==> flow/design.v <==
`timescale 1ns / 1ps
module axi_tlp_decoder 
#(
parameter AXIDATAWIDTH = 8
)
(
input clk,
input reset,
input tvalid,
input [8*AXIDATAWIDTH-1:0] tdata,
output reg tready,
input [AXIDATAWIDTH-1:0] tstrb,
input [21:0] tuser,
input tlast,
output reg [7:0]  a4lm_addr,
output reg [31:0] a4lm_wr_data,
output reg a4lm_wr_cmd,
output reg a4lm_rd_cmd,
output reg [7:0] cfg_addr,
output reg [31:0] cfg_wr_data,
output reg cfg_rd_cmd,
output reg cfg_wr_cmd,
output reg fifo0_wr_cmd,
output reg [16*AXIDATAWIDTH+4-1:0] fifo0_wr_data,
input fifo0_empty_flag,
input fifo0_full_flag,
input fifo0_prog_full_flag,
output reg req_compl,
output reg [2:0] compl_code,
input tlp_enc_ready,
output reg [2:0]   tenc_tc,                         
output reg [1:0]   tenc_attr,                       
output reg [9:0]   tenc_len,                        
output reg [15:0]  tenc_rid,                        
output reg [7:0]   tenc_tag,                        
output reg [7:0]   tenc_be,                         
output reg [12:0]  tenc_addr,                       
input lnk_up,
input cfg_to_turnoff,
output reg cfg_to_turnoff_ok
);
localparam [3:0] idle = 4'b0000,
						discharge_tlp = 4'b1111,
						cfg_rd = 4'b0001,
						cfg_wr = 4'b0010,
						a4lm_rd = 4'b0011,
						a4lm_wr = 4'b0100,
						a4sm_wr0 = 4'b0101,
						a4sm_wr1 = 4'b1001,
						wait_state = 4'b1000,
						receiving = 4'b1100;
reg [3:0] state_reg;
reg  tlp_digest;
reg [16*AXIDATAWIDTH+4-1:0] buffer0;
localparam [2:0] reg_rd_compl = 3'b001,
						cfg_rd_compl = 3'b010,
						cfg_wr_compl = 3'b011,
						adc_mem_compl = 3'b100;
localparam ADC_MEM_RD32 = 9'b00_00000_01;
localparam ADC_MEM_WR32 = 9'b10_00000_01;	
localparam REG_RD32 = 9'b00_00000_10;
localparam REG_WR32 = 9'b10_00000_10;
localparam CFG_RD   = 9'b00_00100_00; 
localparam CFG_WR   = 9'b10_00100_00;
always@(posedge clk)
begin
if(reset)
	begin
		state_reg <= idle;
		tready <= 1'b0;
		a4lm_addr <= 0;
		a4lm_wr_data <= 0;
		a4lm_wr_cmd <= 1'b0;
		a4lm_rd_cmd <= 1'b0;
		cfg_addr <= 0;
		cfg_wr_data <= 0;
		cfg_rd_cmd <= 1'b0;
		cfg_wr_cmd <= 1'b0;
		fifo0_wr_cmd = 1'b0;
		fifo0_wr_data = 0;
		req_compl <= 1'b0;
		compl_code <= 0;
		tenc_tc <= 0;
		tenc_attr <= 0;
		tenc_len <= 0;
		tenc_rid <= 0;
		tenc_tag <= 0;
		tenc_be <= 0;
		tenc_addr <= 0;
		cfg_to_turnoff_ok <= 1'b0;
	end
else
	begin
		case(state_reg)
			idle:
				begin
					cfg_to_turnoff_ok <= 1'b0;
					buffer0 = 0;
					tenc_tc <= 0;
					tenc_attr <= 0;
					tenc_len <= 0;
					tenc_rid <= 0;
					tenc_tag <= 0;
					tenc_be <= 0;
					tenc_addr <= 0;
					a4lm_wr_data <= 0;
					a4lm_addr <= 0;
					a4lm_wr_cmd <= 0;
					a4lm_rd_cmd <= 0;
					cfg_addr <= 0;
					cfg_wr_data <= 0;
					cfg_rd_cmd <= 0;
					cfg_wr_cmd <= 0;
					fifo0_wr_cmd = 0;
					fifo0_wr_data = 0;
					req_compl <= 0;
					compl_code <= 0;
					tready <= 1'b0;
					if(cfg_to_turnoff)
						begin
							cfg_to_turnoff_ok <= 1'b1;
						end
					if(lnk_up & tlp_enc_ready & tvalid & ~tlast & (~(fifo0_empty_flag & fifo0_full_flag)) & (~fifo0_prog_full_flag) &(~cfg_to_turnoff))
						begin
							state_reg <= receiving;
							tready <= 1'b1;
						end 
				end
			receiving:
				begin
					if(tdata[14] == 0)
							begin
								tlp_digest <= tdata[15];
								case ({tdata[30:24],{tuser[6],tuser[4] | tuser[2]}})
										REG_RD32:
											begin
												state_reg <= a4lm_rd;
												tenc_tc     <= tdata[22:20]; 
												tenc_attr   <= tdata[13:12];
												tenc_len    <= tdata[9:0];
												tenc_rid    <= tdata[63:48];
												tenc_tag    <= tdata[47:40];
												tenc_be     <= tdata[39:32];
												req_compl <= 1'b1;
												compl_code <= reg_rd_compl;
											end
										REG_WR32:
											begin
												state_reg <= a4lm_wr;
											end
										ADC_MEM_RD32:
											begin
												tenc_tc     <= tdata[22:20]; 
												tenc_attr   <= tdata[13:12];
												tenc_len    <= tdata[9:0];
												tenc_rid    <= tdata[63:48];
												tenc_tag    <= tdata[47:40];
												tenc_be     <= tdata[39:32];
												req_compl <= 1'b1;
												compl_code <= adc_mem_compl;
												state_reg <= idle;
											end
										ADC_MEM_WR32:
											begin
												buffer0[9:0] = tdata[9:0];
												buffer0[15:10] = tuser[7:2];
												state_reg <= a4sm_wr0;
											end
										CFG_RD:
											begin
												tenc_tc     <= tdata[22:20]; 
												tenc_attr   <= tdata[13:12];
												tenc_len    <= tdata[9:0];
												tenc_rid    <= tdata[63:48];
												tenc_tag    <= tdata[47:40];
												tenc_be     <= tdata[39:32];
												req_compl <= 1'b1;
												state_reg <= cfg_rd;
												compl_code <= cfg_rd_compl;
											end
										CFG_WR:
											begin
												req_compl <= 1'b1;
												tenc_tc     <= tdata[22:20]; 
												tenc_attr   <= tdata[13:12];
												tenc_len    <= tdata[9:0];
												tenc_rid    <= tdata[63:48];
												tenc_tag    <= tdata[47:40];
												tenc_be     <= tdata[39:32];
												compl_code <= cfg_wr_compl;
												state_reg <= cfg_wr;
											end
										default:
											begin
												state_reg <= discharge_tlp;
											end
								endcase
							end
						else
							begin
								state_reg <= discharge_tlp;
							end
				end
			a4lm_rd:
				begin
					req_compl <= 1'b0;
					a4lm_addr <= tdata[9:2];
					tenc_addr <= tdata[14:2];
					a4lm_rd_cmd <= 1'b1;
					state_reg <= idle;
				end
			a4lm_wr:
				begin
					a4lm_addr <= tdata[9:2];
					a4lm_wr_data <= tdata[63:32];
					a4lm_wr_cmd <= 1'b1;
					if(tlp_digest)
						begin
							state_reg <= discharge_tlp;
						end
					else
						begin
							state_reg <= idle;
							tready <= 1'b0;
						end
				end
			a4sm_wr0:
				begin
					buffer0[45:16] = tdata[31:2];
					fifo0_wr_data = buffer0;
					fifo0_wr_cmd = 1'b1;
					buffer0[31:0] = tdata[63:32];
					buffer0[128] = 1;
					state_reg <= a4sm_wr1;
				end
			a4sm_wr1:
				begin
					fifo0_wr_cmd = 1'b0;
					if(tlast)
						begin
							if(buffer0[129])
								begin
									buffer0[127:96] = tdata[31:0];
									buffer0[131] = 1'b1;
									fifo0_wr_cmd = 1'b1;
									fifo0_wr_data = buffer0;
									tready <= 1'b0;
									state_reg <= idle;
								end
							else
								begin
									buffer0[63:32] = tdata[31:0];
									buffer0[129] = 1'b1;
									buffer0[131:130] = 2'b00;
									fifo0_wr_cmd = 1'b1;
									fifo0_wr_data = buffer0;
									tready <= 1'b0;
									state_reg <= idle;
								end
						end
					else
						begin
							if(buffer0[129])
								begin
									buffer0[127:96] = tdata[31:0];
									buffer0[131] = 1'b1;
									fifo0_wr_cmd = 1'b1;
									fifo0_wr_data = buffer0;
									buffer0[31:0] = tdata[63:32];
									buffer0[131:128] = 4'b0001;
								end
							else
								begin
									buffer0[95:32] = tdata[63:0];
									buffer0[130:129] =  2'b11;
								end
						end
				end
			cfg_rd:
				begin
					tenc_addr <= tdata[14:2];
					req_compl <= 1'b0;
					cfg_addr <= tdata[9:2];
					cfg_rd_cmd <= 1'b1;
					if(tlast)
						begin
							state_reg <= idle;
						end
					else
						begin
							state_reg <= discharge_tlp;
						end
				end
			cfg_wr:
				begin
					tenc_addr <= tdata[14:2];
					req_compl <= 1'b0;
					cfg_wr_cmd <= 1'b1;
					cfg_addr <= tdata[9:2];
					cfg_wr_data <= tdata[63:32];
					if(tlast)
						begin
							state_reg <= idle;
						end
					else
						begin
							state_reg <= discharge_tlp;
						end
				end
			discharge_tlp:
				begin
					a4lm_wr_cmd <= 1'b0;
					if(tlast)
						begin
							state_reg <= idle;
							tready <= 1'b0;
						end
				end
		endcase
	end
end
endmodule
`timescale 1ns / 1ps
module axi_tlp_encoder 
#(
parameter AXIWIDTH = 8    
)
(
input clk,
input reset,
input [7:0] cfg_bus_number,
input [4:0] cfg_device_number,
input [2:0] cfg_function_number,
input [31:0]cfg_rd_data,
input cfg_valid,
input               req_compl,
input [2:0] 			compl_code,
output reg          tlp_encoder_ready,
input [2:0]         tenc_tc,
input [1:0]         tenc_attr,
input [9:0]         tenc_len,
input [15:0]        tenc_rid,
input [7:0]         tenc_tag,
input [7:0]         tenc_be,
input [12:0]        tenc_addr,
input 						a4lm_valid,
input [31:0]				a4lm_data,
input [1:0] 				a4lm_err_code,
input 				fifo1_full_flag,
input 				fifo1_empty_flag,
output reg       	fifo1_rd_cmd,
input	[131:0]		fifo1_rd_data,
output reg 								tx_tvalid,
output reg [8*AXIWIDTH-1:0] tx_tdata,
input 									tx_tready,
output reg [AXIWIDTH-1:0] tx_tstrb,
output reg								 tx_tlast
);
localparam [2:0] idle = 3'b000,
						cfg_rd_state = 3'b001,
						cfg_wr_state = 3'b010,
						reg_rd_state = 3'b100,
						adc_mem_state0 = 3'b101,
						adc_mem_state1 = 3'b110,
						adc_mem_state2 = 3'b011,
						waiting = 3'b111;
localparam PIO_64_CPLD_FMT_TYPE = 7'b10_01010;
localparam PIO_64_CPL_FMT_TYPE  = 7'b00_01010;
localparam [2:0] reg_rd_compl = 3'b001,
						cfg_rd_compl = 3'b010,
						cfg_wr_compl = 3'b011,
						adc_mem_compl = 3'b100;
reg [2:0] state_reg;
reg err_reg;
reg [131:0] 	buffer;
reg [31:0]     buffer0;
reg [9:0]	 counter;
reg [15:0] 	requester_id;
reg [7:0]	tag_reg;
reg [11:0] 	byte_count_reg;
reg [1:0] compl_reg;
reg [6:0] lower_addr;
reg flag0;
reg flag1;
reg flag2;
reg flag3;
always @(*)
begin
	byte_count_reg = 12'd0;
	casex (tenc_be[7:0])
		8'b00001xx1: byte_count_reg = 4;
		8'b000001x1: byte_count_reg = 3;
		8'b00001x10: byte_count_reg = 3;
		8'b00000011: byte_count_reg = 2;
		8'b00000110: byte_count_reg = 2;
		8'b00001100: byte_count_reg = 2;
		8'b00000001: byte_count_reg = 1;
		8'b00000010: byte_count_reg = 1;
		8'b00000100: byte_count_reg = 1;
		8'b00001000: byte_count_reg = 1;
		8'b00000000: byte_count_reg = 1;
		8'b1xxxxxx1: byte_count_reg = (tenc_len << 2);
		8'b01xxxxx1: byte_count_reg = (tenc_len << 2)-1;
		8'b001xxxx1: byte_count_reg = (tenc_len << 2)-2;
		8'b0001xxx1: byte_count_reg = (tenc_len << 2)-3;
		8'b1xxxxx10: byte_count_reg = (tenc_len << 2)-1;
		8'b01xxxx10: byte_count_reg = (tenc_len << 2)-2;
		8'b001xxx10: byte_count_reg = (tenc_len << 2)-3;
		8'b0001xx10: byte_count_reg = (tenc_len << 2)-4;
		8'b1xxxx100: byte_count_reg = (tenc_len << 2)-2;
		8'b01xxx100: byte_count_reg = (tenc_len << 2)-3;
		8'b001xx100: byte_count_reg = (tenc_len << 2)-4;
		8'b0001x100: byte_count_reg = (tenc_len << 2)-5;
		8'b0001x100: byte_count_reg = (tenc_len << 2)-5;
		8'b1xxx1000: byte_count_reg = (tenc_len << 2)-3;
		8'b01xx1000: byte_count_reg = (tenc_len << 2)-4;
		8'b001x1000: byte_count_reg = (tenc_len << 2)-5;
		8'b00011000: byte_count_reg = (tenc_len << 2)-6;
	endcase
end
always@(posedge clk)
begin
if(reset)
	begin
		state_reg <= idle;
		tlp_encoder_ready <= 1'b0;
		fifo1_rd_cmd = 1'b0;
		tx_tvalid <= 1'b0;
		tx_tdata <= 0;
		tx_tstrb <= 0;
		tx_tlast <= 1'b0;
	end
else
	begin
		case(state_reg)
			idle:
				begin
					flag2 <= 0;
					buffer0 <= 0;
					flag3 <= 0;
					flag0 <= 0;
					flag1 <= 0;
					requester_id <= 0;
					tag_reg <= 0;
					compl_reg <= 0;
					counter = 0;
					err_reg <= 0;
					tlp_encoder_ready <= 1'b1;
					fifo1_rd_cmd = 0;
					tx_tvalid <= 0;
					tx_tdata <= 0;
					tx_tstrb <= 0;
					tx_tlast <= 0;
					err_reg <= 0;
					buffer <= 0;
					if(req_compl&~(fifo1_empty_flag  & fifo1_full_flag))
						begin
							tlp_encoder_ready <= 1'b0;
							case(compl_code)
									reg_rd_compl:
										begin
											tx_tdata[30:24] <= PIO_64_CPLD_FMT_TYPE;
											state_reg <= waiting;
											compl_reg <= 2'd1;
											tx_tdata[9:0] <= 10'b1;  
											tx_tdata[43:32] <= byte_count_reg;
											flag0 <= 1;
										end
									cfg_rd_compl:
										begin
											tx_tdata[30:24] <= PIO_64_CPLD_FMT_TYPE;
											state_reg <= waiting;
											compl_reg <= 2'd2;
											tx_tdata[9:0] <= 10'b1;  
											tx_tdata[43:32] <= 4;
											tx_tdata[47:45] <= 000;
											flag0 <= 1;
										end
									cfg_wr_compl:
										begin
											tx_tvalid <= 1'b1;
											tx_tdata[30:24] <= PIO_64_CPL_FMT_TYPE;
											state_reg <= cfg_wr_state;
											tx_tdata[9:0] <= 10'b1;  
											tx_tdata[47:45] <= 000;
											tx_tdata[43:32] <= 4;
										end
									adc_mem_compl:
										begin
											flag0 <= 1;
											compl_reg <= 2'd3;
											tx_tdata[30:24] <= PIO_64_CPLD_FMT_TYPE;
											state_reg <= waiting;
											tx_tdata[9:0] <= tenc_len; 
											counter = tenc_len;
											tx_tdata[43:32] <= byte_count_reg;
										end
							endcase
							requester_id <= tenc_rid;
							tag_reg <= tenc_tag;
							tx_tdata[63:48] <= {	cfg_bus_number,
														cfg_device_number,
														cfg_function_number  
														};
							tx_tdata[44] <= 1'b0; 
							tx_tdata[31] <= 0;
							tx_tdata[23] <= 1'b0;
							tx_tdata[22:20] <= tenc_tc;
							tx_tdata[19:14] <= 6'b0;
							tx_tdata[13:12] <= tenc_attr;
							tx_tdata[11:10] <= 2'b0;
							tx_tstrb   <= 8'hFF;
							flag1 <= 0;
						end
				end
			waiting:
				begin
					if(flag1 == 0)
						begin
							casex ({flag0, tenc_be[3:0]})
								5'b0_xxxx : lower_addr <= 7'h0;
								5'bx_0000 : lower_addr <= {tenc_addr[4:0], 2'b00};
								5'bx_xxx1 : lower_addr <= {tenc_addr[4:0], 2'b00};
								5'bx_xx10 : lower_addr <= {tenc_addr[4:0], 2'b01};
								5'bx_x100 : lower_addr <= {tenc_addr[4:0], 2'b10};
								5'bx_1000 : lower_addr <= {tenc_addr[4:0], 2'b11};
							endcase
							flag1 <= 1;
						end
					case(compl_reg)
						2'd1:  
							begin
								if(a4lm_valid)
									begin
										case(a4lm_err_code)
											2'b10:
												begin
													tx_tdata[30:24] <= PIO_64_CPL_FMT_TYPE;
													tx_tdata[47:45] <= 3'b100; 
													err_reg <= 1'b1;
												end
											2'b01:
												begin
													tx_tdata[30:24] <= PIO_64_CPL_FMT_TYPE;
													tx_tdata[47:45] <= 3'b001; 
													err_reg <= 1'b1;
												end
											2'b00:
												begin
													tx_tdata[47:45] <= 3'b000;
													buffer[31:0] <= a4lm_data;
												end
										endcase
										tx_tvalid <= 1;
										state_reg <= reg_rd_state;
									end
							end
						2'd2:  
							begin
								if(cfg_valid)
									begin
										buffer[31:0] <= cfg_rd_data;
										tx_tvalid <= 1'b1;
										state_reg <= cfg_rd_state;
									end
							end
						2'd3:  
							begin
								if(fifo1_empty_flag == 0)
									begin
										tx_tdata[47:45] <= 3'b000;
										state_reg <= adc_mem_state0;
										fifo1_rd_cmd <= 1'b1;
									end
							end
					endcase
				end
			reg_rd_state:
				begin
					if(tx_tready)
						begin
							if(err_reg)
								begin
									tx_tdata[63:32] <= 32'h0;
									tx_tstrb   <= 8'h0F;
								end
							else
								begin
									tx_tstrb   <= 8'hFF;
									tx_tdata[63:32] <= buffer[31:0];
								end
							tx_tdata[31:16] <= requester_id;
							tx_tdata[15:8] <= tag_reg;
							tx_tdata[7] <= 1'b0;
							tx_tdata[6:0] <= lower_addr;
							tx_tlast <= 1'b1;
							state_reg <= idle;
						end
				end
			cfg_rd_state:
				begin
					if(tx_tready)
						begin
							tx_tstrb <= 8'hFF;
							tx_tlast <= 1'b1;
							state_reg <= idle;
							tx_tdata[63:32] <= buffer[31:0];
							tx_tdata[31:16] <= requester_id;
							tx_tdata[15:8] <= tag_reg;
							tx_tdata[7] <= 1'b0;
							tx_tdata[6:0] <= 7'b0;
						end
				end
			cfg_wr_state:
				begin
					if(tx_tready)
						begin
							tx_tstrb <= 8'h0F;
							tx_tlast <= 1'b1;
							state_reg <= idle;
							tx_tdata[31:16] <= tenc_rid;
							tx_tdata[15:8] <= tenc_tag;
							tx_tdata[7] <= 1'b0;
							tx_tdata[6:0] <= 7'b0;
						end
				end
			adc_mem_state0:
				begin
					buffer <= fifo1_rd_data;
					state_reg <= adc_mem_state1;
					fifo1_rd_cmd <= 1'b0;
					tx_tvalid <= 1'b1;
				end
			adc_mem_state1:
				begin
					if(tx_tready)
						begin
							tx_tdata[31:16] <= requester_id;
							tx_tdata[15:8] <= tag_reg;
							tx_tdata[7] <= 1'b0;
							tx_tdata[6:0] <= lower_addr;
							tx_tdata[63:32] <= buffer[31:0];
							state_reg <= adc_mem_state2;
							counter = counter - 1'b1;
						end
				end
			adc_mem_state2:
				begin
					case(counter)
					10'd1:
						begin
							state_reg <= idle;
							tx_tlast <= 1'b1;
							tx_tdata[63:32] <= 0;
							if(~buffer[130])
								begin
									tx_tdata[31:0] <= buffer[63:32];
								end
							else
								begin
									tx_tdata[31:0] <= buffer0;
								end
							tx_tstrb <= 8'h0F;
						end
					10'd3:
						begin
							fifo1_rd_cmd <= 1'b0;
							counter = counter - 2;
							buffer0 <= buffer[127:96];
							tx_tdata <= buffer[95:32];
							tx_tstrb <= 8'hFF;
						end
					default:
						begin
							if(counter[1])
								begin
									fifo1_rd_cmd <= 1'b1;
									buffer0 <= buffer[127:96];
									tx_tdata <= buffer[95:32];
									counter = counter - 2;
								end
							else
								begin
									fifo1_rd_cmd <= 1'b0;
									tx_tdata[31:0] <= buffer0;
									tx_tdata[63:32] <= fifo1_rd_data[31:0];
									buffer = fifo1_rd_data;
									counter = counter - 2;
								end
						end
					endcase
				end
		endcase
	end
end
endmodule
`timescale 1ns / 1ps
module axi4_lite_master
				#(
					parameter ADDR_WIDTH = 8,
					parameter DATA_WIDTH = 32,
					parameter STRB_WIDTH = DATA_WIDTH/8
				)
				(
					input 								reset,
					input 								clk,
					output reg 							awvalid,
					input 								awready,
					output reg	[1:0]					awprot,
					output reg	[ADDR_WIDTH-1:0]	awaddr,
					output reg 							wrvalid,
					input 								wrready,
					output reg  [STRB_WIDTH-1:0]	wrstrb,
					output reg 	[DATA_WIDTH-1:0]	wrdata,
					output reg 							bready,
					input 								bvalid,
					input [1:0]							bresp,
					output reg 							arvalid,
					input 								arready,
					output reg [ADDR_WIDTH-1:0]	araddr,
					output reg [1:0]					arprot,
					input  [DATA_WIDTH-1:0]			rddata,
					output reg 							rdready,
					input 								rdvalid,
					input  [2:0]						rdresp,
					input 								userrdcmd, 
					input 								userwrcmd,
					input  [ADDR_WIDTH-1:0] 		userrdwraddr,
					input  [DATA_WIDTH-1:0] 		userwrdata,
					output reg	[DATA_WIDTH-1:0] 	userrddata,
					output reg 							data_valid,
					output reg [1:0] 					error
				);
localparam  idle   = 4'b0000,
				read1  = 4'b0001,
				read2  = 4'b0010,
				read3  = 4'b0011,
				write1 = 4'b0100, 
				write2 = 4'b0101,
				write3 = 4'b0110,
				okay = 2'b00,  
				exokay = 2'b01, 
				slverr = 2'b10, 
				decerr = 2'b11; 
reg [3:0] statereg;
always@(posedge clk)
begin
	if(reset)
		begin
			statereg <= idle;
			araddr <= 0;
			awaddr <= 0;
			userrddata <= 32'h0;
			bready <= 1'b0;
			awvalid <= 1'b0;
			awprot <= 2'b00;
			wrdata <= 0;
			wrstrb <= 0;
			wrvalid <= 1'b0;
			arvalid <= 1'b0;
			arprot <= 0;
			data_valid <= 1'b0;
			rdready <= 1'b0;
			error <= 0;
		end
	else
		begin
			case(statereg)
				idle:
					begin	
						araddr <= 0;
						awaddr <= 0;
						userrddata <=  32'h0;
						statereg <= idle;
						bready <= 1'b0;
						awvalid <= 1'b0;
						awprot <= 2'b00;
						wrdata <= 0;
						wrstrb <= 0;
						wrvalid <= 1'b0;
						bready <= 1'b0;
						arvalid <= 1'b0;
						arprot <= 0;
						data_valid <= 1'b0;
						rdready <= 1'b0;
						error <= 0;
						if(userrdcmd)
							begin
								araddr <= userrdwraddr;
								statereg <= read1;
								arvalid <= 1'b1;
							end
						else	
							begin
								if(userwrcmd)
									begin
										wrdata <= userwrdata;
										wrstrb <= 4'b1111;
										awvalid <= 1'b1;
										awaddr <= userrdwraddr;
										statereg <= write1;
									end
							end
					end
				read1:
					begin
						if(arready)
							begin
								arvalid <= 1'b0;
								araddr <= 1'b0;
								statereg <= read2;
							end
					end
				read2:
					begin
						if(rdvalid)
							begin
								rdready <= 1'b1;
								case (rdresp)
									okay:
										begin
											userrddata <= rddata;
											data_valid <= 1'b1;
										end
									exokay:
										begin
											userrddata <= rddata;
											data_valid <= 1'b1;
										end
									slverr:
										begin
											data_valid <= 1'b1;
											error <= 2'b10;
										end
									decerr:
										begin
											data_valid <= 1'b1;
											error <= 2'b11;
										end
								endcase 
								statereg <= idle;
							end
					end
				write1:
					begin
						if(awready)
							begin
								awvalid <= 1'b0;
								statereg <= write2;
								wrvalid <= 1'b1;
							end
					end
				write2:
					begin
						if(wrready)
							begin
								wrvalid <= 1'b0;
								statereg <= write3;
							end
					end
				write3:
					begin
						if(bvalid)
							begin
								case(bresp)
									okay:
										begin
											error <= 2'b00;
											data_valid <= 1'b1;
										end
									exokay:
										begin
											error <= 2'b00;
											data_valid <= 1'b1;
										end
									slverr:
										begin
											data_valid <= 1'b1;
											error <= 2'b10;
										end
									decerr:
										begin
											data_valid <= 1'b1;
											error <= 2'b11;
										end
								endcase
								statereg <= idle;
								bready <= 1'b1;
							end
					end
			endcase
		end
end
endmodule
`timescale 1ns / 1ps
module axi4_lite_slave
				#(
					parameter ADDR_WIDTH = 8,
					parameter ADDR_WIDTH_SLAVE = 5,
					parameter DATA_WIDTH = 32,
					parameter STRB_WIDTH = DATA_WIDTH/8,
					parameter AXI_SLAVE_ADDR = 3'b000
				)
				(
					input 									reset,
					input 									clk,
					input 									awvalid,
					output reg 								awready,
					input 		[1:0]						awprot,
					input 		[ADDR_WIDTH-1:0]		awaddr,
					input 									wrvalid,
					output reg 								wrready,
					input 		[STRB_WIDTH-1:0]		wrstrb,
					input  		[DATA_WIDTH-1:0]		wrdata,
					input 									bready,
					output reg 								bvalid,
					output reg [1:0]						bresp,
					input 									arvalid,
					output reg 								arready,
					input  		[ADDR_WIDTH-1:0]		araddr,
					input 		[1:0]						arprot,
					output reg [DATA_WIDTH-1:0]		rdata,
					input 									rready,
					output reg 								rvalid,
					output reg [2:0]						rresp,
					output reg 								rfwrcmd,
					output reg 								rfrdcmd,
					output reg [ADDR_WIDTH_SLAVE-1:0] rfrdaddr,
					output reg [ADDR_WIDTH_SLAVE-1:0] rfwraddr,
					output reg[(DATA_WIDTH)-1:0] 	rfwrdata,
					input 		[(DATA_WIDTH)-1:0] 	rfrddata,
					input 									rf_busy,
					output reg 								slave_need_rf,
					input										rf_data_valid
					);
localparam 		idle = 3'b000,
					write1 = 3'b001,
					write2 = 3'b010,
					read1 = 3'b100,
					read2 = 3'b101;
reg [2:0]statereg;
reg [DATA_WIDTH-1:0] datareg;
always@(posedge clk)
begin
	if(reset)
		begin
			statereg <= idle;
			bvalid <= 0;
			wrready <= 1'b0;
			arready <= 1'b0;
			rdata <= 0;
			rfrdaddr <= 1'b0;
			rfwraddr <= 1'b0;
			rvalid <= 1'b0;
			rresp <= 2'b00;
			awready <= 1'b0;
			bresp <= 2'b00;
			rfwrcmd <= 1'b0;
			rfrdcmd <= 0;
			rfwrdata <= 0;
			slave_need_rf <= 1'b0;
		end
	else
		begin
			case(statereg)
				idle:
					begin
						bvalid <= 0;
						wrready <= 1'b0;
						arready <= 1'b0;
						rdata <= 0;
						rfrdaddr <= 1'b0;
						rfwraddr <= 1'b0;
						rvalid <= 1'b0;
						rresp <= 2'b00;
						awready <= 1'b0;
						bresp <= 2'b00;
						rfwrcmd <= 1'b0;
						rfrdcmd <= 0;
						rfwrdata <= 0;
						statereg <= idle;  
						slave_need_rf <= 1'b0;
						if(awvalid)
							begin
								if(awaddr[7:5] == AXI_SLAVE_ADDR)
									begin
										statereg <= write1;
										rfwraddr <= awaddr[4:0];
										awready <= 1'b1;
										slave_need_rf <= 1'b1;
									end
							end 
						if(arvalid)
							begin
								if(araddr[7:5] == AXI_SLAVE_ADDR)
									begin
										statereg <= read1;
										rfrdaddr <= araddr[4:0];
										rfrdcmd <= 1'b1;
										arready <= 1'b1;
										slave_need_rf <= 1'b1;
									end
							end
					end
				read1:
					begin
						arready <= 1'b0;
						if(~rf_busy)
							begin
								rfrdcmd <= 1'b0;
								if(rf_data_valid)
									begin
										rdata <= rfrddata;
										rvalid <= 1'b1;
										rresp <= 2'b00;
										statereg <= read2;
										slave_need_rf <= 1'b0;
									end
							end
					end
				read2:
					begin
						if(rready)
							begin
								rvalid <= 1'b0;
								statereg <= idle;
							end
					end
				write1:
					begin
						awready <= 1'b0;
						if(wrvalid)
							begin
								wrready <= 1'b1;
								rfwrdata <= wrdata;
								statereg <= write2;
								if(~rf_busy)
									begin
										rfwrcmd <= 1'b1;
										bresp <= 2'b00;
										bvalid <= 1'b1;
									end
							end
					end
				write2:
					begin
						rfwrcmd <= 1'b0;
						wrready <= 1'b0;
						bvalid <= 1'b1;
						slave_need_rf <= 1'b0;
						if(bready)
							begin
								statereg <= idle;
								bvalid <= 1'b0;
							end
					end
		endcase
	end
end
endmodule
`timescale 1ns / 1ps
module register_file
					#(
						parameter   NMBROFDATABITS       =    32, 
										NMBROFADDRBITS   =    5  
					)
					(
						input 												reset,
						input													 clk,
						input 												rd_en,
						input 												wr_en,
						input	 		[NMBROFADDRBITS-1:0]				 wr_addr, 
						input 		[NMBROFADDRBITS-1:0]					 rd_addr,
						input 		[NMBROFDATABITS-1:0]			 	wr_data,
						output reg 	[NMBROFDATABITS-1:0]	 			rd_data,
						output reg 											rf_data_valid
					);	
reg [NMBROFDATABITS-1:0]   array_reg  [0:15]; 
reg statereg;
localparam idle = 1'b0,
				read = 1'b1;
always@(posedge clk)
begin
	if(reset)  
		begin
			statereg <= idle;
			rd_data <= 32'h0;
			rf_data_valid <= 1'b0;
			array_reg[0] <= 32'hFFFFFFFF;
			array_reg[1] <= 32'hFFFFFFFF;
			array_reg[2] <= 32'hFFFFFFFF;
			array_reg[3] <= 32'hFFFFFFFF;
			array_reg[4] <= 32'hFFFFFFFF; 
			array_reg[5] <= 32'hFFFFFFFF;
			array_reg[6] <= 32'hFFFFFFFF;
			array_reg[7] <= 32'hFFFFFFFF;
			array_reg[8] <= 32'hFFFFFFFF;
			array_reg[9] <= 32'hFFFFFFFF;
			array_reg[10] <= 32'hFFFFFFF;
			array_reg[11] <= 32'hFFFFFFF;
			array_reg[12] <= 32'hFFFFFFF;
			array_reg[13] <= 32'hFFFFFFF;
			array_reg[14] <= 32'hFFFFFFF;
			array_reg[15] <= 32'hFFFFFFF;
		end
	else
		begin
			case(statereg)
				idle:
					begin
						rd_data <= 32'h0;
						rf_data_valid <= 0;
						if(rd_en)
							begin
								rf_data_valid <= 1'b1;
								statereg <= read;
								if(rd_addr < 16)
									begin
										rd_data <= array_reg[rd_addr[3:0]];
									end
								else 
									begin
										rd_data <= 32'hFFFFFFFF;
									end
							end
						if(wr_en)
							begin
								if(wr_addr < 16)
									begin
										array_reg[wr_addr[3:0]] <= wr_data;
									end
							end
					end
				read:
					begin
						statereg <= idle;						
					end
			endcase
		end
end
endmodule
`timescale 1ns / 1ps
module pcie_pio_ctrl (
  input          clk,
  input          reset,
  input          tvalid,
  input  [63:0]  tdata,
  output         tready,
  input  [7:0]   tstrb,
  input  [21:0]  tuser,
  input          tlast,
  output [7:0]   cfg_addr,
  output [31:0]  cfg_wr_data,
  output         cfg_rd_cmd,
  output         cfg_wr_cmd,
  input  [31:0]  cfg_rd_data,
  input          cfg_valid,
  output         fifo0_wr_cmd,
  output [131:0] fifo0_wr_data,
  input          fifo0_empty_flag,
  input          fifo0_full_flag,
  input          fifo0_prog_full_flag,
  input          fifo1_full_flag,
  input          fifo1_empty_flag,
  output         fifo1_rd_cmd,
  input  [131:0] fifo1_rd_data,
  input  [7:0]   cfg_bus_number,
  input  [4:0]   cfg_device_number,
  input  [2:0]   cfg_function_number,
  input          lnk_up,
  input          cfg_to_turnoff,
  output         cfg_to_turnoff_ok,
  output         tx_tvalid,
  output [63:0]  tx_tdata,
  input          tx_tready,
  output [7:0]   tx_tstrb,
  output         tx_tlast
);
  wire [7:0]  a4lm_addr;
  wire [31:0] a4lm_wr_data;
  wire        a4lm_wr_cmd, a4lm_rd_cmd;
  wire        req_compl, tlp_enc_ready;
  wire [2:0]  compl_code;
  wire [2:0]  tenc_tc;
  wire [1:0]  tenc_attr;
  wire [9:0]  tenc_len;
  wire [15:0] tenc_rid;
  wire [7:0]  tenc_tag;
  wire [7:0]  tenc_be;
  wire [12:0] tenc_addr;
  wire [31:0] a4lm_data;
  wire        a4lm_valid;
  wire [1:0]  a4lm_err_code;
  wire        awvalid, awready, wrvalid, wrready, bready, bvalid;
  wire        arvalid, arready, rready, rvalid;
  wire [1:0]  awprot, arprot, bresp;
  wire [7:0]  awaddr, araddr;
  wire [3:0]  wrstrb;
  wire [31:0] wrdata, rdata;
  wire [2:0]  rresp;
  wire        rfwrcmd, rfrdcmd, rf_data_valid, slave_need_rf;
  wire [4:0]  rfrdaddr, rfwraddr;
  wire [31:0] rfwrdata, rfrddata;
  axi_tlp_decoder #(.AXIDATAWIDTH(8)) u_dec (
    .clk(clk), .reset(reset),
    .tvalid(tvalid), .tdata(tdata), .tready(tready), .tstrb(tstrb),
    .tuser(tuser), .tlast(tlast),
    .a4lm_addr(a4lm_addr), .a4lm_wr_data(a4lm_wr_data),
    .a4lm_wr_cmd(a4lm_wr_cmd), .a4lm_rd_cmd(a4lm_rd_cmd),
    .cfg_addr(cfg_addr), .cfg_wr_data(cfg_wr_data),
    .cfg_rd_cmd(cfg_rd_cmd), .cfg_wr_cmd(cfg_wr_cmd),
    .fifo0_wr_cmd(fifo0_wr_cmd), .fifo0_wr_data(fifo0_wr_data),
    .fifo0_empty_flag(fifo0_empty_flag), .fifo0_full_flag(fifo0_full_flag),
    .fifo0_prog_full_flag(fifo0_prog_full_flag),
    .req_compl(req_compl), .compl_code(compl_code), .tlp_enc_ready(tlp_enc_ready),
    .tenc_tc(tenc_tc), .tenc_attr(tenc_attr), .tenc_len(tenc_len),
    .tenc_rid(tenc_rid), .tenc_tag(tenc_tag), .tenc_be(tenc_be),
    .tenc_addr(tenc_addr),
    .lnk_up(lnk_up), .cfg_to_turnoff(cfg_to_turnoff),
    .cfg_to_turnoff_ok(cfg_to_turnoff_ok)
  );
  axi4_lite_master #(.ADDR_WIDTH(8), .DATA_WIDTH(32)) u_a4lm (
    .reset(reset), .clk(clk),
    .awvalid(awvalid), .awready(awready), .awprot(awprot), .awaddr(awaddr),
    .wrvalid(wrvalid), .wrready(wrready), .wrstrb(wrstrb), .wrdata(wrdata),
    .bready(bready), .bvalid(bvalid), .bresp(bresp),
    .arvalid(arvalid), .arready(arready), .araddr(araddr), .arprot(arprot),
    .rddata(rdata), .rdready(rready), .rdvalid(rvalid), .rdresp(rresp),
    .userrdcmd(a4lm_rd_cmd), .userwrcmd(a4lm_wr_cmd),
    .userrdwraddr(a4lm_addr), .userwrdata(a4lm_wr_data),
    .userrddata(a4lm_data), .data_valid(a4lm_valid), .error(a4lm_err_code)
  );
  axi4_lite_slave #(.ADDR_WIDTH(8), .ADDR_WIDTH_SLAVE(5), .DATA_WIDTH(32),
                    .AXI_SLAVE_ADDR(3'b000)) u_a4ls (
    .reset(reset), .clk(clk),
    .awvalid(awvalid), .awready(awready), .awprot(awprot), .awaddr(awaddr),
    .wrvalid(wrvalid), .wrready(wrready), .wrstrb(wrstrb), .wrdata(wrdata),
    .bready(bready), .bvalid(bvalid), .bresp(bresp),
    .arvalid(arvalid), .arready(arready), .araddr(araddr), .arprot(arprot),
    .rdata(rdata), .rready(rready), .rvalid(rvalid), .rresp(rresp),
    .rfwrcmd(rfwrcmd), .rfrdcmd(rfrdcmd), .rfrdaddr(rfrdaddr), .rfwraddr(rfwraddr),
    .rfwrdata(rfwrdata), .rfrddata(rfrddata), .rf_busy(1'b0),
    .slave_need_rf(slave_need_rf), .rf_data_valid(rf_data_valid)
  );
  register_file #(.NMBROFDATABITS(32), .NMBROFADDRBITS(5)) u_rf (
    .reset(reset), .clk(clk),
    .rd_en(rfrdcmd), .wr_en(rfwrcmd),
    .wr_addr(rfwraddr), .rd_addr(rfrdaddr),
    .wr_data(rfwrdata), .rd_data(rfrddata), .rf_data_valid(rf_data_valid)
  );
  axi_tlp_encoder #(.AXIWIDTH(8)) u_enc (
    .clk(clk), .reset(reset),
    .cfg_bus_number(cfg_bus_number), .cfg_device_number(cfg_device_number),
    .cfg_function_number(cfg_function_number),
    .cfg_rd_data(cfg_rd_data), .cfg_valid(cfg_valid),
    .req_compl(req_compl), .compl_code(compl_code), .tlp_encoder_ready(tlp_enc_ready),
    .tenc_tc(tenc_tc), .tenc_attr(tenc_attr), .tenc_len(tenc_len),
    .tenc_rid(tenc_rid), .tenc_tag(tenc_tag), .tenc_be(tenc_be),
    .tenc_addr(tenc_addr),
    .a4lm_valid(a4lm_valid), .a4lm_data(a4lm_data), .a4lm_err_code(a4lm_err_code),
    .fifo1_full_flag(fifo1_full_flag), .fifo1_empty_flag(fifo1_empty_flag),
    .fifo1_rd_cmd(fifo1_rd_cmd), .fifo1_rd_data(fifo1_rd_data),
    .tx_tvalid(tx_tvalid), .tx_tdata(tx_tdata), .tx_tready(tx_tready),
    .tx_tstrb(tx_tstrb), .tx_tlast(tx_tlast)
  );
endmodule
Tool chain data of pcie_pio_ctrl
The steps from the RTL of pcie_pio_ctrl to its reports follow in flow order.
Lines are those of the file above, counted from 1.
The mark n/a stands for no value.
- design top: pcie_pio_ctrl
- clock input: clk
- cell library: sky130hd
- corner: tt_025C_1v80

Elaborated design
Counts by Yosys on the flattened word-level netlist (proc, flatten, opt, wreduce; memories kept). Print and check cells are left out.
Memory sizes are those after Yosys's memory passes, which may raise the word count (mostly to a power of two), join words into wider ones and drop unused or constant bits.
- noted output and inout port bits: 252
- memories kept: 1
- bits in latches at 0
- ROM bits: 0
- memory bits (writable): 512
- register bits after elaboration at 913
- reduce/logical cells at 135
- noted shift operators: 0
- bitwise operators at 22
- equal/unequal tests: 131
- $lt $le $gt $ge at 2
- add/sub/neg operators: 8
- multipliers at 0
- mux-type cells: 334
- divide/modulo/power cells at 0
- memory list (memory ; depth ; width ; RTL line ; source):
    u_rf.array_reg ; 16 ; 32 ; 1078 ; reg [NMBROFDATABITS-1:0]   array_reg  [0:15];
- operators with widths (cell ; count):
    32-bit two-way mux ; 25
    32-bit case mux with 2-bit select ; 9
    132-bit case mux with 3-bit select ; 1
    132-bit two-way mux ; 3
    99-bit case mux with 3-bit select ; 1
    131-bit two-way mux ; 2
    82-bit case mux with 2-bit select ; 1
    12-bit case mux with 11-bit select ; 1
    32-bit case mux with 4-bit select ; 1
    16-bit case mux with 4-bit select ; 2
    16-bit two-way mux ; 8
    8-bit two-way mux ; 13
    8-bit case mux with 2-bit select ; 6
    3-bit two-way mux ; 31
    7-bit two-way mux ; 13
    4-bit two-way mux ; 21
    10-bit two-way mux ; 7
    1-bit two-way mux ; 67
    64-bit two-way mux ; 1
    16-bit case mux with 2-bit select ; 2
    12-bit two-way mux ; 5
    3-bit AND reduction ; 19
    7-bit case mux with 4-bit select ; 2
    7-bit case mux with 2-bit select ; 4
    2-bit two-way mux ; 25
    16-bit case mux with 3-bit select ; 1
    12-bit case mux with 4-bit select ; 1
    12-bit case mux with 2-bit select ; 2
Other operator kinds: 95; their cells: 358.

Longest topological paths
Yosys ltp: most cells in a row. Word level: on the elaborated netlist, between registers, memories and ports. Mapped: between sequential cells and ports; inverters and the memories' decode and read muxes count.
- depth in word-level cells: 8
- noted ABC_AREA: 0
- noted mapped depth: 11
- noted gate-level depth less buffers: 8

Mapped cells and area
Source: synth_stat.txt of the flow (Yosys; design flattened, memories mapped). It holds for the ABC_AREA given above (unset counts as 0); a run with the other value may have another netlist.
Totals and module areas in this step are rounded.
- buffers at 465
- cells in the netlist at 5051
- flip-flop cells at 1432
- noted cell area after synthesis: 60290 um^2
- cells by type (cell type ; count):
    sky130_fd_sc_hd__edfxtp_1 ; 850
    sky130_fd_sc_hd__dfxtp_1 ; 582
    sky130_fd_sc_hd__mux4_2 ; 160
    sky130_fd_sc_hd__nor2_1 ; 485
    sky130_fd_sc_hd__a22oi_1 ; 241
    sky130_fd_sc_hd__or2_2 ; 265
    sky130_fd_sc_hd__and2_1 ; 249
    sky130_fd_sc_hd__clkbuf_1 ; 411
    sky130_fd_sc_hd__nand2_1 ; 339
    sky130_fd_sc_hd__a21oi_1 ; 205
    sky130_fd_sc_hd__a22o_1 ; 108
    sky130_fd_sc_hd__or3_1 ; 118
    sky130_fd_sc_hd__a221oi_1 ; 84
    sky130_fd_sc_hd__nand2b_1 ; 115
    sky130_fd_sc_hd__nand3_1 ; 111
    sky130_fd_sc_hd__o21ai_0 ; 110
    sky130_fd_sc_hd__nor3_1 ; 107
    sky130_fd_sc_hd__mux2i_1 ; 43
Other cell types: 66; their cells: 468.
The figures by module come from a second, unflattened synthesis with its own total; it is not the netlist above.
- cells (unflattened synthesis) at 5136
- noted area total of the unflattened synthesis: 61140 um^2
Rows give one instance, submodules left out.
- by module (module ; seq. area (um^2) ; cells ; area (um^2) ; instances):
    register_file ; 16060 ; 1595 ; 24130 ; 1
    axi_tlp_decoder #(AXIDATAWIDTH=8) ; 9839 ; 1481 ; 15960 ; 1
    axi_tlp_encoder #(AXIWIDTH=8) ; 7777 ; 1302 ; 14190 ; 1
    axi4_lite_master ; 1902 ; 390 ; 3582 ; 1
    axi4_lite_slave ; 1742 ; 367 ; 3272 ; 1
    pcie_pio_ctrl ; 0.0 ; 1 ; 3.8 ; 1

Path before layout
OpenSTA on the mapped netlist: ideal clock, no wires. The path of least setup slack (recovery checks aside). Input and output delay are each 20% of the period. Register names are those of the netlist, which keeps one name where synthesis merged equal registers.
- path type: input -> register
- from: in reset
- to: reg u_enc.buffer[100]
- arrival at 11843 ps
- noted period: 10000 ps
- path delay: 10634 ps
- setup time: 791 ps
- stages: 4
- noted slack: -2634 ps
- noted required time: 9209 ps
- time at the first pin: 2000 ps
- synthesis period reached: 12634 ps
"path delay" is the arrival time less input delay plus setup time.
"stages" counts driving pins, that of a launching flip-flop among them; a cell with two outputs on the path counts twice.
"synthesis period reached" is the clock period less the worst setup slack; recovery checks do not enter. This is arithmetic on one report: input and output delays are still those of the set period (20% each).
Between the ends stands the longest chain of elaborated cells between them, by number of cells; it is not shown to be the way that was timed. Of several equally long chains one is given.
Each line given opens the expression or statement behind the cell; cells for indexed reads and writes are added by Yosys, which also makes memories of some case tables.
A register here has more assigning lines than the two given.
- cells stage by stage: sky130_fd_sc_hd__clkbuf_1 sky130_fd_sc_hd__clkbuf_1 sky130_fd_sc_hd__clkbuf_1 sky130_fd_sc_hd__nor4_1
- noted cells in the longest elaborated chain: 2
- ends and longest elaborated chain, post-synthesis (what ; RTL line ; source):
    start, declared ; 1145 ; input          reset,
    1-bit inverter ; n/a ;
    4-bit AND reduction ; n/a ;
    end, assigned ; 629 ; buffer <= fifo1_rd_data;
    end, assigned ; 687 ; buffer = fifo1_rd_data;
    end, declared ; 375 ; reg [131:0] buffer;

Timing after layout
Path of least setup slack in the final report of run 1 (OpenROAD, finished layout, wires in). Where an end is a register, its clock arrival counts in the times.
The path's times are printed in steps of 10 ps; the period is the one set.
- path type: register -> register
- from: reg u_enc.counter[5]
- to: reg u_enc.tx_tdata[29]
- noted period: 5610 ps
- arrival at 4530 ps
- time at the first pin: 800 ps
- noted slack: 1720 ps
- setup time: 140 ps
- noted required time: 6250 ps
- stages: 7
Between the ends stands the longest chain of elaborated cells between them, by number of cells; it is not shown to be the way that was timed. Of several equally long chains one is given.
A register here has more assigning lines than the two given.
- cells stage by stage: sky130_fd_sc_hd__edfxtp_1 sky130_fd_sc_hd__or4_4 sky130_fd_sc_hd__nor4_2 sky130_fd_sc_hd__nand2b_2 sky130_fd_sc_hd__o21ai_0 sky130_fd_sc_hd__a222oi_1 sky130_fd_sc_hd__nor2_1
- noted cells in the longest elaborated chain: 3
- ends and longest elaborated chain, after layout (what ; RTL line ; source):
    start, declared ; 377 ; reg [9:0] counter;
    start, assigned ; 495 ; counter = tenc_len;
    start, assigned ; 644 ; counter = counter - 1'b1;
    10-bit by 2-bit == test with 1-bit output ; 649 ; case(counter)
    7-bit case mux with 2-bit select ; 649 ;
    7-bit case mux with 5-bit select ; 435 ; case(state_reg)
    end, assigned ; 592 ; tx_tdata[31:16] <= requester_id;
    end, assigned ; 608 ; tx_tdata[31:16] <= requester_id;
    end, declared ; 354 ; output reg [8*AXIWIDTH-1:0] tx_tdata,

Data sheet: physical implementation of pcie_pio_ctrl

pcie_pio_ctrl through Yosys and OpenROAD on sky130hd: 2 stored runs, unordered, with their settings and measured results. The constraints put input and output delay at 20% of the set period each and load the outputs with 0.01 pF.
"achieved clock period" = clock period - worst setup slack. The figure is calculated, with input and output delays left at 20% of the set period.
"time used up by the worst setup path" = time allowed to the worst setup path (clock period - input delay - output delay, where it has them) - its slack; a late launch clock adds to it, a late capture clock takes from it.
"overall power" is the tool's figure for a default switching activity; nothing was simulated.
"time used up by the worst setup path" is known to 10 ps.
Measured values are rounded.

Run 1

==> flow/run.sh <==
#!/bin/bash
# the make line also repeats the synthesis and layout settings of config.mk as NAME=value (left out here)
make -C /OpenROAD-flow-scripts/flow DESIGN_CONFIG=/design/flow/config.mk WORK_HOME=/design/flow/orfs CLKGATE_MAP_FILE= finish
==> flow/config.mk <==
export PLATFORM = sky130hd
export DESIGN_NAME = pcie_pio_ctrl
export DESIGN_NICKNAME = pcie_pio_ctrl
export VERILOG_FILES = /design/flow/design.v
export SDC_FILE = /design/flow/constraint.sdc
export NUM_CORES = 4
export LEC_CHECK = 0
export ABC_AREA = 0
export CAP_MARGIN = 20
export CELL_PAD_IN_SITES_DETAIL_PLACEMENT = 1
export CORE_ASPECT_RATIO = 1.36
export CORE_MARGIN = 2
export CORE_UTILIZATION = 28
export GPL_ROUTABILITY_DRIVEN = 1
export PLACE_DENSITY = 0.55
export SLEW_MARGIN = 20
==> flow/constraint.sdc <==
create_clock -name core_clock -period 5.61 [get_ports {clk}]
set_input_delay 1.1220 -clock core_clock [delete_from_list [all_inputs] [get_ports {clk}]]
set_output_delay 1.1220 -clock core_clock [all_outputs]
set_load 0.01 [all_outputs]

Measured in run 1:
- utilization of the finished layout: 34.3%
- achieved clock period at 3887 ps
- standard-cell area after routing: 73510 um^2
- noted the smallest setup slack: 1723 ps
- chip area after synthesis (Yosys) at 60290 um^2
- noted the total negative slack on setup checks: 0 ps
- noted the die outline area: 219100 um^2
- overall power at 22.34 mW
- time used up by the worst setup path: 3890 ps
- worst path kind: register -> register
- noted the worst hold slack: 459 ps

Run 2

==> flow/run.sh <==
#!/bin/bash
# the make line also repeats the synthesis and layout settings of config.mk as NAME=value (left out here)
make -C /OpenROAD-flow-scripts/flow DESIGN_CONFIG=/design/flow/config.mk WORK_HOME=/design/flow/orfs CLKGATE_MAP_FILE= finish
==> flow/config.mk <==
export PLATFORM = sky130hd
export DESIGN_NAME = pcie_pio_ctrl
export DESIGN_NICKNAME = pcie_pio_ctrl
export VERILOG_FILES = /design/flow/design.v
export SDC_FILE = /design/flow/constraint.sdc
export NUM_CORES = 4
export LEC_CHECK = 0
export CAP_MARGIN = 20
export CELL_PAD_IN_SITES_DETAIL_PLACEMENT = 1
export CORE_MARGIN = 2
export CORE_UTILIZATION = 57
export GPL_ROUTABILITY_DRIVEN = 0
export GPL_TIMING_DRIVEN = 1
export MAX_ROUTING_LAYER = met5
export PLACE_DENSITY_LB_ADDON = 0.09
export SLEW_MARGIN = 15
export TNS_END_PERCENT = 5
==> flow/constraint.sdc <==
create_clock -name core_clock -period 4.19 [get_ports {clk}]
set_input_delay 0.8380 -clock core_clock [delete_from_list [all_inputs] [get_ports {clk}]]
set_output_delay 0.8380 -clock core_clock [all_outputs]
set_load 0.01 [all_outputs]

Measured in run 2:
- noted the die outline area: 108400 um^2
- noted the worst hold slack: 476 ps
- achieved clock period at 3355 ps
- noted the total negative slack on setup checks: 0 ps
- overall power at 29.02 mW
- chip area after synthesis (Yosys) at 60290 um^2
- utilization of the finished layout: 68.0%
- standard-cell area after routing: 71510 um^2
- noted the smallest setup slack: 835 ps
- time used up by the worst setup path: 3350 ps
- worst path kind: register -> register
